==> flow/design.v <==
`timescale 1ns / 1ps
module apb_master #(parameter DATA_WIDTH = 32, parameter ADDR_WIDTH = 32) (
		output 					PSEL,
		output 					PENABLE,
		output  [ADDR_WIDTH-1:0] PADDR,
		output  [DATA_WIDTH-1:0]	PWRDATA,
		output  					PWRITE,
		output  [DATA_WIDTH-1:0]	PRDATA_o,
		input  [DATA_WIDTH-1:0]	PRDATA,
		input  [DATA_WIDTH-1:0] data_i,
		input  [ADDR_WIDTH-1:0]	addr_i,
		input 					PCLK,
		input 					PRESETn,
		input 					PREADY,
		input 					evnt_trig_i,
		input 					pwrite_i
);
parameter IDLE = 2'd0;
parameter SETUP = 2'd1;
parameter ACCESS = 2'd2;
reg [1:0]	state, next_state;
always@(posedge PCLK) begin
	if(!PRESETn)
		state <= IDLE ;
	else
		state <= next_state ;
end
always@(*) begin
	case(state)
		IDLE : begin
			if (evnt_trig_i)
				next_state <= SETUP ;
			else 
				next_state <= IDLE;
		end
		SETUP : next_state <= ACCESS;
		ACCESS : begin
			if(PREADY)
				next_state <= IDLE ;
			else 
				next_state <= ACCESS ;
		end
		default : next_state <= IDLE ;
	endcase
end
assign PSEL = PRESETn ? (state != IDLE) : 1'b0;
assign PENABLE = (state == ACCESS) ;
assign PWRITE = pwrite_i;
assign PWRDATA = data_i;
assign PADDR = addr_i;
assign PRDATA_o = PRDATA;
endmodule
`timescale 1ns / 1ps
module APB_slave #( parameter DATA_WIDTH = 32, parameter ADDR_WIDTH = 32)(
    output  reg [DATA_WIDTH-1:0] PRDATA,
    output                       PREADY_o,
    input                    PREADY,
    input   [DATA_WIDTH-1:0] PWRDATA, 
    input   [ADDR_WIDTH-1:0] PADDR,
    input                    PCLK,
    input                    PRESETn,
    input                    PWRITE,
    input                    PENABLE,
    input                    PSEL
    );
    parameter  IDLE   = 2'd0, SETUP = 2'd1, ACCESS =2'd2;
    reg [DATA_WIDTH-1:0]    APB_MEM [ADDR_WIDTH-1:0];
    reg [1:0] prsnt_state , next_state ;
    always@(posedge PCLK , negedge PRESETn) begin   
        if(!PRESETn)
            prsnt_state <= IDLE ;
        else 
            prsnt_state <= next_state ;
    end
   always@(* ) begin
        next_state <= prsnt_state;
        case (prsnt_state)
            IDLE : begin
                if(PSEL )
                    next_state <= SETUP;        
                else 
                    next_state <= IDLE;
            end
            SETUP : begin
                if(PENABLE)
                    next_state <= ACCESS;
                else 
                    next_state <= IDLE;
            end
            ACCESS : begin
                if(PREADY) begin
                    if(!PSEL) 
                        next_state <= IDLE ;
                    else
                        next_state <= SETUP ;
                end
                else 
                    next_state <= ACCESS;
            end
            default : next_state <= IDLE;
        endcase
   end
   always@(*) begin
         if(!PRESETn)
            PRDATA = 32'd0;
         else begin
            if((next_state == ACCESS) && !PWRITE && (PADDR < ADDR_WIDTH))
                PRDATA = APB_MEM[PADDR];
            else 
                PRDATA = 32'd0;    
         end
   end
   always@(posedge PCLK) begin
         if((next_state == ACCESS) && PWRITE && (PADDR < ADDR_WIDTH))
            APB_MEM[PADDR] <= PWRDATA ;
   end
   assign PREADY_o = PREADY ;
endmodule
`timescale 1ns / 1ps
module apb_top #(parameter DATA_WIDTH = 32 , parameter ADDR_WIDTH = 32) (
		output [DATA_WIDTH-1:0]	PRDATA_o,
		input 					PCLK_i,
		input 					PRESETn_i,
		input [DATA_WIDTH-1:0]	PWRDATA_i,
		input [ADDR_WIDTH-1:0]	PADDR_i,
		input 					PWRITE_i,
		input 					PREADY_i,
		input 					EVENT_i
);
	wire [DATA_WIDTH-1:0]	p_rd_intr, pwrdata_intr, paddr_intr;
	wire 					p_ready_intr, psel_intr, pena_intr, pwrite_intr;				
	apb_master  #(.DATA_WIDTH(DATA_WIDTH), .ADDR_WIDTH(ADDR_WIDTH))  master_inst(
		.PCLK(PCLK_i),
		.PRESETn(PRESETn_i),
		.evnt_trig_i(EVENT_i),
		.data_i(PWRDATA_i),
		.addr_i(PADDR_i),
		.pwrite_i(PWRITE_i),
		.PRDATA(p_rd_intr),
		.PREADY(p_ready_intr),
		.PSEL(psel_intr),
		.PENABLE(pena_intr),
		.PADDR(paddr_intr),
		.PWRDATA(pwrdata_intr),
		.PWRITE(pwrite_intr),
		.PRDATA_o(PRDATA_o)
	);
	APB_slave #(.DATA_WIDTH(DATA_WIDTH), .ADDR_WIDTH(ADDR_WIDTH)) slave_inst(
		.PREADY(PREADY_i),
		.PWRDATA(pwrdata_intr), 
		.PADDR(paddr_intr),
		.PCLK(PCLK_i),
		.PRESETn(PRESETn_i),
		.PWRITE(pwrite_intr),
		.PENABLE(pena_intr),
		.PSEL(psel_intr),
		.PRDATA(p_rd_intr),
		.PREADY_o(p_ready_intr)
	);
endmodule
# [Step by step through the tools: apb_top]
# Each step is given for the RTL above and for the edited RTL.
# Lines under "before" count in the file above, lines under "after" in the edited file.
# "diff" is "after" less "before", of the values as shown; "change_rel_pct" is that difference over "before", in percent.
# Cell names lack the library's common part.
# Not given: -
[setup] top_module="apb_top" clock="PCLK_i" lib="sky130hd" lib_corner="tt_025C_1v80"

# [The edit]
# Unified diff, file above to edited file.
# The edit is scripted: it alters the design's behaviour and was not made to optimise anything.
# begin of diff
@@ -118,5 +118,5 @@
 endmodule
 `timescale 1ns / 1ps
-module apb_top #(parameter DATA_WIDTH = 32 , parameter ADDR_WIDTH = 32) (
+module apb_top #(parameter DATA_WIDTH = 32 , parameter ADDR_WIDTH = 24) (
 		output [DATA_WIDTH-1:0]	PRDATA_o,
 		input 					PCLK_i,
# end of diff

# [After elaboration]
# Source: Yosys, flattened and elaborated, memories not mapped. Widths are those after wreduce; folded enables and synchronous resets count as part of the registers. Registers that Yosys merges into a memory's read port (data or address) are not register bits. Print and check cells do not count. Equal cells are merged and count once.
# Yosys's memory passes give these memory sizes; they may raise the number of words (mostly to a power of two), join words into wider ones and drop unused or constant bits.
[bits] item="ff_bits" before=4 after=4 diff=0 change_rel_pct=0.00
[bits] item="latchBits" before=0 after=0 diff=0
[bits] item="ramBits" before=1024 after=768 diff=-256 change_rel_pct=-25.00
[bits] item="mem_bits_ro" before=0 after=0 diff=0
[bits] item="clocked_rd_ports_x_width" before=0 after=0 diff=0
[bits] item="memories" before=1 after=1 diff=0 change_rel_pct=0.00
[bits] item="inputBits" before=69 after=61 diff=-8 change_rel_pct=-11.59
[bits] item="output_inout_bits" before=32 after=32 diff=0 change_rel_pct=0.00
[memory_table] item="memory_list" before="slave_inst.APB_MEM 32x32 r1 w1" after="slave_inst.APB_MEM 24x32 r1 w1"
[op_classes] item="add_sub_neg" before=0 after=0 diff=0
[op_classes] item="mul" before=0 after=0 diff=0
[op_classes] item="div_mod_pow" before=0 after=0 diff=0
[op_classes] item="cmp" before=1 after=1 diff=0 change_rel_pct=0.00
[op_classes] item="n_eq" before=5 after=5 diff=0 change_rel_pct=0.00
[op_classes] item="shift" before=0 after=0 diff=0
[op_classes] item="muxes" before=13 after=13 diff=0 change_rel_pct=0.00
[op_classes] item="bitwise" before=0 after=0 diff=0
[op_classes] item="reduce_logical" before=8 after=8 diff=0 change_rel_pct=0.00
[op_table] operator="less-than comparator 32 x 6 -> 1 bit (second input constant)" before=1 after=0 diff=-1 change_rel_pct=-100.00
[op_table] operator="less-than comparator 24 x 5 -> 1 bit (second input constant)" before=0 after=1 diff=1
# Operator kinds equal on both sides are left out: 11.

# [Longest topological paths]
# Yosys ltp: most cells in a row. Word level: on the elaborated netlist, between registers, memories and ports. Mapped: between sequential cells and ports; inverters and the memories' decode and read muxes count.
[logic_depth] item="word_depth" before=10 after=10 diff=0 change_rel_pct=0.00
[logic_depth] item="abc_area" before="0" after="0"
[logic_depth] item="depth_mapped" before=9 after=7 diff=-2 change_rel_pct=-22.22
[logic_depth] item="mapped_depth_nobuf" before=5 after=4 diff=-1 change_rel_pct=-20.00

# [Mapped cells and area]
# Yosys stat after the flow's synthesis: flattened, memories mapped to cells. It holds for the ABC_AREA given above (unset counts as 0); a run with the other value may have another netlist.
[mapped] item="stdcells" before=2010 after=1435 diff=-575 change_rel_pct=-28.61
[mapped] item="yosys_area_mm2" before=0.039842 after=0.0299875 diff=-0.0098545 change_rel_pct=-24.73
[mapped] item="flip_flops" before=1029 after=773 diff=-256 change_rel_pct=-24.88
[mapped] item="buf_cells" before=121 after=86 diff=-35 change_rel_pct=-28.93
[types] type="edfxtp_1" before=1024 after=768 diff=-256 change_rel_pct=-25.00
[types] type="mux2i_1" before=374 after=218 diff=-156 change_rel_pct=-41.71
[types] type="a221oi_1" before=56 after=0 diff=-56 change_rel_pct=-100.00
[types] type="a22o_1" before=56 after=0 diff=-56 change_rel_pct=-100.00
[types] type="buf_2" before=67 after=33 diff=-34 change_rel_pct=-50.75
[types] type="mux4_2" before=67 after=99 diff=32 change_rel_pct=47.76
[types] type="nand2_1" before=7 after=39 diff=32 change_rel_pct=457.14
[types] type="nor2_1" before=37 after=6 diff=-31 change_rel_pct=-83.78
[types] type="nand3_1" before=31 after=1 diff=-30 change_rel_pct=-96.77
[types] type="a2111oi_2" before=0 after=29 diff=29
[types] type="nor4b_2" before=30 after=2 diff=-28 change_rel_pct=-93.33
[types] type="o21ai_1" before=1 after=26 diff=25 change_rel_pct=2500.00
[types] type="o21ai_0" before=29 after=6 diff=-23 change_rel_pct=-79.31
[types] type="a22oi_1" before=75 after=93 diff=18 change_rel_pct=24.00
[types] type="buf_4" before=1 after=14 diff=13 change_rel_pct=1300.00
[types] type="nor4_1" before=39 after=28 diff=-11 change_rel_pct=-28.21
[types] type="clkbuf_1" before=43 after=33 diff=-10 change_rel_pct=-23.26
[types] type="o22ai_1" before=8 after=2 diff=-6 change_rel_pct=-75.00
# Cell types equal on both sides are left out: 8.
# The list need not be complete.
# By module: a second synthesis without flattening, with its own total; a netlist apart from the flattened one above.
[unflattened] item="cells_unflattened" before=1974 after=1481 diff=-493 change_rel_pct=-24.97
[unflattened] item="hier_area_mm2" before=0.0401548 after=0.0303153 diff=-0.0098395 change_rel_pct=-24.50
# Rows give one instance, submodules left out.
[by_module_before] module="APB_slave" instances=1 n_cells=1868 mod_area_mm2=0.0393402
[by_module_before] module="apb_master" instances=1 n_cells=106 mod_area_mm2=0.0008145
[by_module_before] module="apb_top" instances=1 n_cells=0 mod_area_mm2=0
[by_module_after] module="APB_slave" instances=1 n_cells=1383 mod_area_mm2=0.0295609
[by_module_after] module="apb_master" instances=1 n_cells=98 mod_area_mm2=0.0007545
[by_module_after] module="apb_top" instances=1 n_cells=0 mod_area_mm2=0

# [Timing after synthesis]
# OpenSTA on the mapped netlist: ideal clock, no wires. The path of least setup slack (recovery checks aside). Input and output delay are each 20% of the period. Register names are those of the netlist, which keeps one name where synthesis merged equal registers.
[synth_timing] item="path_type" before="input-to-reg" after="input-to-reg"
[synth_timing] item="from" before="input port PADDR_i[17]" after="input port PADDR_i[23]"
[synth_timing] item="to" before="memory slave_inst.APB_MEM[15][0]" after="memory slave_inst.APB_MEM[0][0]"
[synth_timing] item="tclk_ns" before=6.0 after=6.0 diff=0.0 change_rel_pct=0.00
[synth_timing] item="input_delay_ns" before=1.200 after=1.200 diff=0.000 change_rel_pct=0.00
[synth_timing] item="arrival_time_ns" before=5.499 after=5.377 diff=-0.122 change_rel_pct=-2.22
[synth_timing] item="required_ns" before=5.498 after=5.498 diff=0.000 change_rel_pct=0.00
[synth_timing] item="slack_ns" before=-0.001 after=0.122 diff=0.123
[synth_timing] item="delay_ns" before=4.801 after=4.679 diff=-0.122 change_rel_pct=-2.54
[synth_timing] item="driving_pins" before=6 after=6 diff=0 change_rel_pct=0.00
[synth_timing] item="n_path_buf" before=2 after=2 diff=0 change_rel_pct=0.00
[synth_timing] item="period_less_setup_slack_ns" before=6.001 after=5.878 diff=-0.123 change_rel_pct=-2.05
# "delay_ns" = arrival - input delay + setup time.
# "driving_pins": output pins that drive a net of the path, with the launching flip-flop's if there is one; two outputs of one cell count as two.
# "period_less_setup_slack_ns" is the clock period less the worst setup slack; recovery checks do not enter. This is arithmetic on one report: input and output delays are still those of the set period (20% each).
# The rows between start and end are the longest chain of elaborated cells between them; the timing report does not say that the signal goes this way. Where chains are equally long, one stands for them.
# A line is the first line of the expression or statement that the cell stems from. Yosys adds cells for indexed reads and writes and turns some case tables into memories.
# before: The path ends at the enable pin of a flip-flop; only ways to that pin are counted.
[synth_via_before] cell_sequence="nor4_1 > nand2_1 > or4_1 > buf_2 > clkbuf_1 > nor4_1" elab_chain_cells=3
[synth_lines_before] item="start: declaration" line_no=125 rtl="input [ADDR_WIDTH-1:0] PADDR_i,"
[synth_lines_before] item="less-than comparator 32 x 6 -> 1 bit" line_no=114 rtl="if((next_state == ACCESS) && PWRITE && (PADDR < ADDR_WIDTH))"
[synth_lines_before] item="logical AND 1 bit" line_no=114
[synth_lines_before] item="two-way mux 5 bit" line_no=114
[synth_lines_before] item="end: declaration" line_no=67 rtl="reg [DATA_WIDTH-1:0]    APB_MEM [ADDR_WIDTH-1:0];"
# after: The path ends at the enable pin of a flip-flop; only ways to that pin are counted.
[synth_via_after] cell_sequence="nor4_1 > nand4_1 > or2_2 > clkbuf_1 > clkbuf_1 > nor4_1" elab_chain_cells=3
[synth_lines_after] item="start: declaration" line_no=125 rtl="input [ADDR_WIDTH-1:0] PADDR_i,"
[synth_lines_after] item="less-than comparator 24 x 5 -> 1 bit" line_no=114 rtl="if((next_state == ACCESS) && PWRITE && (PADDR < ADDR_WIDTH))"
[synth_lines_after] item="logical AND 1 bit" line_no=114
[synth_lines_after] item="two-way mux 5 bit" line_no=114
[synth_lines_after] item="end: declaration" line_no=67 rtl="reg [DATA_WIDTH-1:0]    APB_MEM [ADDR_WIDTH-1:0];"

# [Worst path after layout]
# Path of least setup slack in the final report of the runs of pair A (OpenROAD, finished layout, wires in). Where an end is a register, its clock arrival counts in the times.
[layout_timing] item="path_type" before="input-to-output" after="input-to-output"
[layout_timing] item="from" before="input port PADDR_i[2]" after="input port PADDR_i[23]"
[layout_timing] item="to" before="output port PRDATA_o[12]" after="output port PRDATA_o[8]"
[layout_timing] item="tclk_ns" before=5.6 after=5.6 diff=0.0 change_rel_pct=0.00
[layout_timing] item="input_delay_ns" before=1.12 after=1.12 diff=0.00 change_rel_pct=0.00
[layout_timing] item="output_delay_ns" before=1.12 after=1.12 diff=0.00 change_rel_pct=0.00
[layout_timing] item="arrival_time_ns" before=4.22 after=4.02 diff=-0.20 change_rel_pct=-4.74
[layout_timing] item="required_ns" before=4.48 after=4.48 diff=0.00 change_rel_pct=0.00
[layout_timing] item="slack_ns" before=0.26 after=0.46 diff=0.20
[layout_timing] item="driving_pins" before=9 after=7 diff=-2 change_rel_pct=-22.22
[layout_timing] item="n_path_buf" before=5 after=3 diff=-2 change_rel_pct=-40.00
# The rows between start and end are the longest chain of elaborated cells between them; the timing report does not say that the signal goes this way. Where chains are equally long, one stands for them.
[layout_via_before] cell_sequence="clkdlybuf4s50_1 > buf_12 > and4b_2 > buf_4 > a221oi_1 > nand3_1 > nor4b_2 > buf_4 > clkdlybuf4s50_1" elab_chain_cells=4
[layout_lines_before] item="start: declaration" line_no=125 rtl="input [ADDR_WIDTH-1:0] PADDR_i,"
[layout_lines_before] item="less-than comparator 32 x 6 -> 1 bit" line_no=107 rtl="if((next_state == ACCESS) && !PWRITE && (PADDR < ADDR_WIDTH))"
[layout_lines_before] item="logical AND 1 bit" line_no=107
[layout_lines_before] item="two-way mux 32 bit" line_no=107
[layout_lines_before] item="two-way mux 32 bit" line_no=104 rtl="if(!PRESETn)"
[layout_lines_before] item="end: declaration" line_no=121 rtl="output [DATA_WIDTH-1:0] PRDATA_o,"
[layout_via_after] cell_sequence="clkdlybuf4s50_1 > nor4_1 > nand4_1 > or4_4 > buf_4 > a2111oi_2 > clkdlybuf4s50_1" elab_chain_cells=4
[layout_lines_after] item="start: declaration" line_no=125 rtl="input [ADDR_WIDTH-1:0] PADDR_i,"
[layout_lines_after] item="less-than comparator 24 x 5 -> 1 bit" line_no=107 rtl="if((next_state == ACCESS) && !PWRITE && (PADDR < ADDR_WIDTH))"
[layout_lines_after] item="logical AND 1 bit" line_no=107
[layout_lines_after] item="two-way mux 32 bit" line_no=107
[layout_lines_after] item="two-way mux 32 bit" line_no=104 rtl="if(!PRESETn)"
[layout_lines_after] item="end: declaration" line_no=121 rtl="output [DATA_WIDTH-1:0] PRDATA_o,"

# [Measured runs]
# Both versions went through the flow (Yosys, OpenROAD) with the same settings in each pair. Constraints: input delay and output delay 20% of the set period each, output load 0.01 pF.
[flow_settings_pair_A] CORE_UTILIZATION=40 period_ns=5.6 CAP_MARGIN=20 CORE_MARGIN=2 SLEW_MARGIN=20
[measured_pair_A] item="post_synth_area_mm2" before=0.039842 after=0.0299875 diff=-0.0098545 change_rel_pct=-24.73
[measured_pair_A] item="die_mm2" before=0.102144 after=0.0771756 diff=-0.0249684 change_rel_pct=-24.44
[measured_pair_A] item="final_cell_area_mm2" before=0.0467148 after=0.0349035 diff=-0.0118113 change_rel_pct=-25.28
[measured_pair_A] item="layout_utilization_pct" before=47.4 after=47.0 diff=-0.4
[measured_pair_A] item="final_setup_ws_ns" before=0.258 after=0.457 diff=0.199
[measured_pair_A] item="tns_setup_ns" before=0.000 after=0.000 diff=0.000
[measured_pair_A] item="worst_hold_slack_ns" before=0.534 after=0.542 diff=0.008
[measured_pair_A] item="total_power_uw" before=15816 after=11701 diff=-4115 change_rel_pct=-26.02
[measured_pair_A] item="period_less_ws_ns" before=5.342 after=5.143 diff=-0.199 change_rel_pct=-3.73
[flow_settings_pair_B] CAP_MARGIN=0 CELL_PAD_IN_SITES_GLOBAL_PLACEMENT=2 CORE_UTILIZATION=59 GPL_TIMING_DRIVEN=1 PLACE_DENSITY_LB_ADDON=0.23 SLEW_MARGIN=20 period_ns=8.88 CORE_MARGIN=2
[measured_pair_B] item="post_synth_area_mm2" before=0.039842 after=0.0299875 diff=-0.0098545 change_rel_pct=-24.73
[measured_pair_B] item="die_mm2" before=0.0696221 after=0.052645 diff=-0.0169771 change_rel_pct=-24.38
[measured_pair_B] item="final_cell_area_mm2" before=0.0454536 after=0.0342929 diff=-0.0111607 change_rel_pct=-24.55
[measured_pair_B] item="layout_utilization_pct" before=67.8 after=68.4 diff=0.6
[measured_pair_B] item="final_setup_ws_ns" before=1.228 after=1.650 diff=0.422
[measured_pair_B] item="tns_setup_ns" before=0.000 after=0.000 diff=0.000
[measured_pair_B] item="worst_hold_slack_ns" before=0.536 after=0.528 diff=-0.008
[measured_pair_B] item="total_power_uw" before=9697 after=7377 diff=-2320 change_rel_pct=-23.92
[measured_pair_B] item="period_less_ws_ns" before=7.652 after=7.230 diff=-0.422 change_rel_pct=-5.51
# "period_less_ws_ns": clock period set for the run, less the worst setup slack. It is reckoned from that one timing run; input and output delays stay at 20% of the period that was set.
# "total_power_uw" rests on the timing tool's default activity at the inputs, not on a simulated workload.
